==> flow/design.v <==
`timescale 1ns / 1ps
module cordic_single_stage #(parameter m = 6, parameter n = 10, parameter iter_length = 4)(clk, x_in, y_in, z_in, i, atan, x_out, y_out, z_out);
	input clk;
	input signed [m + n - 1:0] x_in, y_in, z_in;
	input signed [m + n - 1:0] atan;
	input [iter_length - 1:0] i;
	output reg [m + n - 1:0] x_out, y_out, z_out;
	reg signed [1:0] d;	
	always @(posedge clk) begin
		d = z_in[m + n - 1] == 1'b0 ? 1 : -1;
		x_out <= x_in - d * (y_in >>> i);
		y_out <= y_in + d * (x_in >>> i);
		z_out <= z_in - d * atan;
	end
endmodule
`timescale 1ns / 1ps
module cordic_pipeline(clk, x0, y0, z0, out_x, out_y, out_z);
	parameter M = 6;
	parameter N = 10;
	parameter ITER_BIT = 4;
	parameter ITER_COUNT = 11;
	input clk;
	input signed [M + N - 1:0] x0;
	input signed [M + N - 1:0] y0;
	input signed [M + N - 1:0] z0;
	output signed [M + N - 1:0] out_x;
	output signed [M + N - 1:0] out_y;
	output signed [M + N - 1:0] out_z;
	reg signed [M + N - 1:0] atan_lut [ITER_COUNT:0];
	initial begin
		atan_lut[0] = 16'b0000001100100100;
		atan_lut[1] = 16'b0000000111011010;
		atan_lut[2] = 16'b0000000011111010;
		atan_lut[3] = 16'b0000000001111111;
		atan_lut[4] = 16'b0000000000111111;
		atan_lut[5] = 16'b0000000000011111;
		atan_lut[6] = 16'b0000000000001111;
		atan_lut[7] = 16'b0000000000000111;
		atan_lut[8] = 16'b0000000000000011;
		atan_lut[9] = 16'b0000000000000001;
		atan_lut[10] = 16'b0000000000000000;
		atan_lut[11] = 16'b0000000000000000;
	end
	wire signed [M + N - 1:0] x_values [ITER_COUNT:0];
	wire signed [M + N - 1:0] y_values [ITER_COUNT:0];
	wire signed [M + N - 1:0] z_values [ITER_COUNT:0];
	assign x_values[0] = x0;
	assign y_values[0] = y0;
	assign z_values[0] = z0;
	genvar i;
	generate
		for (i = 0; i < ITER_COUNT; i = i + 1)
			begin
				cordic_single_stage #(.m(M), .n(N), .iter_length(ITER_BIT)) stage (
					 .clk(clk), 
					 .x_in(x_values[i]), 
					 .y_in(y_values[i]), 
					 .z_in(z_values[i]), 
					 .i(i), 
					 .atan(atan_lut[i]), 
					 .x_out(x_values[i + 1]), 
					 .y_out(y_values[i + 1]), 
					 .z_out(z_values[i + 1])
				);
			end
	endgenerate
	assign out_x = x_values[ITER_COUNT];
	assign out_y = y_values[ITER_COUNT];
	assign out_z = z_values[ITER_COUNT];
endmodule
== Tool chain data of cordic_pipeline ==
Tool output for the design above, in the order of the flow.
Lines are those of the file above, counted from 1.
Operators carry their Yosys type and port widths (W data, S select, Z words).
The mark -- stands for no value.

* Top module: cordic_pipeline
* Clock port: clk
* Standard-cell library: sky130hd
* Corner: tt_025C_1v80

== Word-level counts ==
Counts by Yosys on the flattened word-level netlist (proc, flatten, opt, wreduce). Print and check cells are left out. Cells with the same type and inputs are merged into one.
Memory sizes are those after Yosys's memory passes, which may raise the word count (mostly to a power of two), join words into wider ones and drop unused or constant bits.

* Register bits: 528
* Bits in read-only memories: 160
* Memory cells: 1
* Input bits: 49
* Output and inout bits: 48
* Cells after elaboration: 111

{| class="wikitable"
|+ Memories
! name !! depth !! bits a word !! RTL line !! source
|-
| atan_lut || 16 || 10 || 29 || <nowiki>reg signed [M + N - 1:0] atan_lut [ITER_COUNT:0];</nowiki>
|}

* Add/subtract/negate cells: 33
* $mul: 33
* Muxes and demuxes: 11

{| class="wikitable"
|+ Operators by type and width
! cell !! number
|-
| $mul A2 B16 Y16 || 13
|-
| $sub A16 B16 Y16 || 14
|-
| $mul A2 B14 Y16 || 2
|-
| $mul A2 B15 Y16 || 2
|-
| $mul A2 B13 Y15 || 2
|-
| $mul A2 B12 Y14 || 2
|-
| $mul A2 B11 Y13 || 2
|-
| $add A16 B16 Y16 || 3
|-
| $mul A2 B10 Y12 || 2
|-
| $mul A2 B9 Y11 || 2
|-
| $mul A2 B8 Y10 || 2
|-
| $mul A2 B7 Y9 || 2
|-
| $mul A2 B6 Y8 || 2
|-
| $mux W2 || 11
|-
| $add A16 B10 Y16 || 1
|-
| $sub A16 B10 Y16 || 1
|-
| $add A16 B11 Y16 || 1
|-
| $sub A16 B11 Y16 || 1
|-
| $add A16 B12 Y16 || 1
|-
| $sub A16 B12 Y16 || 1
|-
| $add A16 B13 Y16 || 1
|-
| $sub A16 B13 Y16 || 1
|-
| $add A16 B14 Y16 || 1
|-
| $sub A16 B14 Y16 || 1
|-
| $add A16 B15 Y16 || 1
|-
| $sub A16 B15 Y16 || 1
|-
| $add A16 B8 Y16 || 1
|-
| $sub A16 B8 Y16 || 1
|}

Not listed: further kinds 2, cells in them 2.

== Longest topological paths ==
Depth = most cells in a row (Yosys ltp): at word level without a register or memory, in the mapped netlist without a sequential cell, where the memories' decode and read muxes count.

* Word-level depth: 3
* ABC_AREA: 0
* Gate-level depth with buffers: 15

== Mapped cells and area ==
The flow's flattened synthesis, as Yosys stat reports it; memories are mapped. The netlist is that of the ABC_AREA named above (0 if unset); the other value can give another one.

{| class="wikitable"
|+ Cells by type
! type !! number
|-
| sky130_fd_sc_hd__dfxtp_1 || 528
|-
| sky130_fd_sc_hd__ha_1 || 787
|-
| sky130_fd_sc_hd__fa_1 || 236
|-
| sky130_fd_sc_hd__inv_1 || 832
|-
| sky130_fd_sc_hd__xnor2_1 || 346
|-
| sky130_fd_sc_hd__a21oi_1 || 348
|-
| sky130_fd_sc_hd__nor2_1 || 416
|-
| sky130_fd_sc_hd__xor2_1 || 135
|-
| sky130_fd_sc_hd__a21o_1 || 139
|-
| sky130_fd_sc_hd__o21ai_0 || 189
|-
| sky130_fd_sc_hd__o21a_1 || 76
|-
| sky130_fd_sc_hd__nand2_1 || 137
|-
| sky130_fd_sc_hd__nand2b_1 || 78
|-
| sky130_fd_sc_hd__nor2b_1 || 72
|-
| sky130_fd_sc_hd__o21bai_1 || 57
|-
| sky130_fd_sc_hd__or2_2 || 57
|-
| sky130_fd_sc_hd__nor3_1 || 71
|-
| sky130_fd_sc_hd__nand3_1 || 53
|}

Not listed: further types 61, cells in them 439.

* Standard cells after synthesis: 4996
* Chip area (Yosys): 44376.3 um^2
* Area of sequential cells: 10570.1 um^2
* Flip-flop cells: 528

By module: a second synthesis without flattening, with its own total; a netlist apart from the flattened one above.

* Cell total of the unflattened synthesis: 8164
* Area total of the unflattened synthesis: 67708.7 um^2

Rows give one instance, submodules left out.

{| class="wikitable"
|+ Modules
! module !! instances !! cells !! area (um^2) !! seq. area (um^2)
|-
| cordic_single_stage || 11 || 742 || 6154.7 || 960.9
|-
| cordic_pipeline || 1 || 2 || 7.5 || 0.0
|}

== Worst setup path after synthesis ==
Source: OpenSTA report_checks on the synthesized netlist (no wires, ideal clock, input and output delay 20% of the period each), path of least setup slack; recovery checks are left aside. Register names are those of the netlist, which keeps one name where synthesis merged equal registers.

* Kind: in2reg
* Start point: in z0[15]
* End point: reg genblk1[0].stage.x_out[14]
* Clock period: 4.0 ns
* Input delay: 0.800 ns
* Library setup time: 0.072 ns
* Time at the first pin: 0.800 ns
* Arrival: 3.923 ns
* Slack: 0.005 ns
* Path delay: 3.195 ns
* Driving pins on the path: 15
* Synthesis period reached: 3.995 ns

"path delay" = arrival - input delay + setup time.
"driving pins on the path" counts driving pins, that of a launching flip-flop among them; a cell with two outputs on the path counts twice.
"synthesis period reached" is the clock period less the worst setup slack; recovery checks do not enter. This is arithmetic on one report: input and output delays are still those of the set period (20% each).
The rows between start and end are the longest chain of elaborated cells between them; the timing report does not say that the signal goes this way. Where chains are equally long, one stands for them.
Each line given opens the expression or statement behind the cell; cells for indexed reads and writes are added by Yosys, which also makes memories of some case tables.

* Path through: sky130_fd_sc_hd__inv_1 sky130_fd_sc_hd__clkbuf_1 sky130_fd_sc_hd__nor2_1 sky130_fd_sc_hd__ha_1 sky130_fd_sc_hd__fa_1 sky130_fd_sc_hd__inv_1 sky130_fd_sc_hd__ha_1 sky130_fd_sc_hd__a21o_1 sky130_fd_sc_hd__a21oi_2 sky130_fd_sc_hd__o21bai_1 sky130_fd_sc_hd__a2111o_1 sky130_fd_sc_hd__and3_4 sky130_fd_sc_hd__or2_4 sky130_fd_sc_hd__a221oi_2 sky130_fd_sc_hd__xnor2_1
* Length of the longest elaborated chain: 3
* Elaborated cells on any way between the ends: 3
* RTL lines with such cells: 2
* Classes of those cells: add/sub (1); mul (1); mux (1)

{| class="wikitable"
|+ Ends and longest elaborated chain, post-synthesis
! item !! RTL line !! source
|-
| start: declaration || 25 || <nowiki>input signed [M + N - 1:0] z0;</nowiki>
|-
| $mux W2 || 10 || <nowiki>d = z_in[m + n - 1] == 1'b0 ? 1 : -1;</nowiki>
|-
| $mul A2 B16 Y16 || 11 || <nowiki>x_out <= x_in - d * (y_in >>> i);</nowiki>
|-
| $sub A16 B16 Y16 || 11 ||
|-
| end: assignment || 11 ||
|-
| end: declaration || 7 || <nowiki>output reg [m + n - 1:0] x_out, y_out, z_out;</nowiki>
|}

== Path in the finished layout ==
Path of least setup slack in the final report of record 1 (OpenROAD, finished layout, wires in). Where an end is a register, its clock arrival counts in the times.

* Kind: reg2reg
* Start point: reg genblk1[4].stage.z_out[15]
* End point: reg genblk1[5].stage.x_out[14]
* Clock period: 2.93 ns
* Library setup time: 0.07 ns
* Time at the first pin: 0.68 ns
* Arrival: 3.94 ns
* Slack: -0.40 ns
* Driving pins on the path: 16

The rows between start and end are the longest chain of elaborated cells between them; the timing report does not say that the signal goes this way. Where chains are equally long, one stands for them.

* Path through: sky130_fd_sc_hd__dfxtp_4 sky130_fd_sc_hd__inv_4 sky130_fd_sc_hd__clkbuf_16 sky130_fd_sc_hd__buf_12 sky130_fd_sc_hd__nor2_4 sky130_fd_sc_hd__ha_4 sky130_fd_sc_hd__fa_1 sky130_fd_sc_hd__inv_2 sky130_fd_sc_hd__ha_4 sky130_fd_sc_hd__a21o_1 sky130_fd_sc_hd__a21o_1 sky130_fd_sc_hd__or3_1 sky130_fd_sc_hd__a41o_1 sky130_fd_sc_hd__a31o_2 sky130_fd_sc_hd__a21oi_2 sky130_fd_sc_hd__xnor2_1
* Length of the longest elaborated chain: 3
* Elaborated cells on any way between the ends: 3
* RTL lines with such cells: 2
* Classes of those cells: add/sub (1); mul (1); mux (1)

{| class="wikitable"
|+ Ends and longest elaborated chain, after layout
! item !! RTL line !! source
|-
| start: declaration || 7 || <nowiki>output reg [m + n - 1:0] x_out, y_out, z_out;</nowiki>
|-
| start: assignment || 13 || <nowiki>z_out <= z_in - d * atan;</nowiki>
|-
| $mux W2 || 10 || <nowiki>d = z_in[m + n - 1] == 1'b0 ? 1 : -1;</nowiki>
|-
| $mul A2 B11 Y13 || 11 || <nowiki>x_out <= x_in - d * (y_in >>> i);</nowiki>
|-
| $sub A16 B13 Y16 || 11 ||
|-
| end: assignment || 11 ||
|-
| end: declaration || 7 ||
|}

Below are 4 stored runs of the flow (Yosys, OpenROAD; platform sky130hd) on cordic_pipeline, each with its settings and what was measured, unordered. Constraints: input delay and output delay 20% of the set period each, output load 0.01 pF.

=== Record 1 ===
{| class="wikitable"
! Setting !! Value
|-
| CAP_MARGIN || 0
|-
| CELL_PAD_IN_SITES_GLOBAL_PLACEMENT || 2
|-
| CORE_UTILIZATION || 23
|-
| CTS_CLUSTER_SIZE || 99
|-
| GPL_ROUTABILITY_DRIVEN || 0
|-
| GPL_TIMING_DRIVEN || 0
|-
| MAX_ROUTING_LAYER || met4
|-
| PLACE_DENSITY_LB_ADDON || 0.19
|-
| SETUP_SLACK_MARGIN || 0.42
|-
| TNS_END_PERCENT || 65
|-
| period_ns || 2.93
|-
| CORE_MARGIN || 2
|-
| SLEW_MARGIN || 20
|-
! Result !! Value
|-
| Mapped cell area after synthesis || 44376.3 um^2
|-
| Full die area || 196471.0 um^2
|-
| Standard-cell area after routing || 61499.0 um^2
|-
| Utilization || 0.32
|-
| Lowest setup slack || -0.400 ns
|}

=== Record 2 ===
{| class="wikitable"
! Setting !! Value
|-
| CORE_ASPECT_RATIO || 1.02
|-
| CORE_UTILIZATION || 38
|-
| CTS_CLUSTER_DIAMETER || 90
|-
| GPL_ROUTABILITY_DRIVEN || 0
|-
| GPL_TIMING_DRIVEN || 0
|-
| MAX_ROUTING_LAYER || met5
|-
| PLACE_DENSITY || 0.69
|-
| SLEW_MARGIN || 25
|-
| period_ns || 5.35
|-
| CAP_MARGIN || 20
|-
| CORE_MARGIN || 2
|-
! Result !! Value
|-
| Mapped cell area after synthesis || 44376.3 um^2
|-
| Full die area || 119530.0 um^2
|-
| Standard-cell area after routing || 49349.8 um^2
|-
| Utilization || 0.426
|-
| Lowest setup slack || 0.321 ns
|}

=== Record 3 ===
{| class="wikitable"
! Setting !! Value
|-
| SETUP_SLACK_MARGIN || 0.71
|-
| period_ns || 3.82
|-
| CAP_MARGIN || 20
|-
| CORE_MARGIN || 2
|-
| CORE_UTILIZATION || 40
|-
| SLEW_MARGIN || 20
|-
! Result !! Value
|-
| Mapped cell area after synthesis || 44376.3 um^2
|-
| Full die area || 113620.0 um^2
|-
| Standard-cell area after routing || 54817.6 um^2
|-
| Utilization || 0.497
|-
| Lowest setup slack || 0.595 ns
|}

=== Record 4 ===
{| class="wikitable"
! Setting !! Value
|-
| CELL_PAD_IN_SITES_GLOBAL_PLACEMENT || 3
|-
| CORE_ASPECT_RATIO || 1.43
|-
| CORE_MARGIN || 9
|-
| CORE_UTILIZATION || 22
|-
| CTS_CLUSTER_DIAMETER || 156
|-
| CTS_CLUSTER_SIZE || 59
|-
| GPL_ROUTABILITY_DRIVEN || 1
|-
| MAX_ROUTING_LAYER || met4
|-
| PLACE_DENSITY_LB_ADDON || 0.27
|-
| TNS_END_PERCENT || 80
|-
| period_ns || 4.0
|-
| CAP_MARGIN || 20
|-
| SLEW_MARGIN || 20
|-
! Result !! Value
|-
| Mapped cell area after synthesis || 44376.3 um^2
|-
| Full die area || 218462.0 um^2
|-
| Standard-cell area after routing || 50353.3 um^2
|-
| Utilization || 0.252
|-
| Lowest setup slack || 0.305 ns
|}
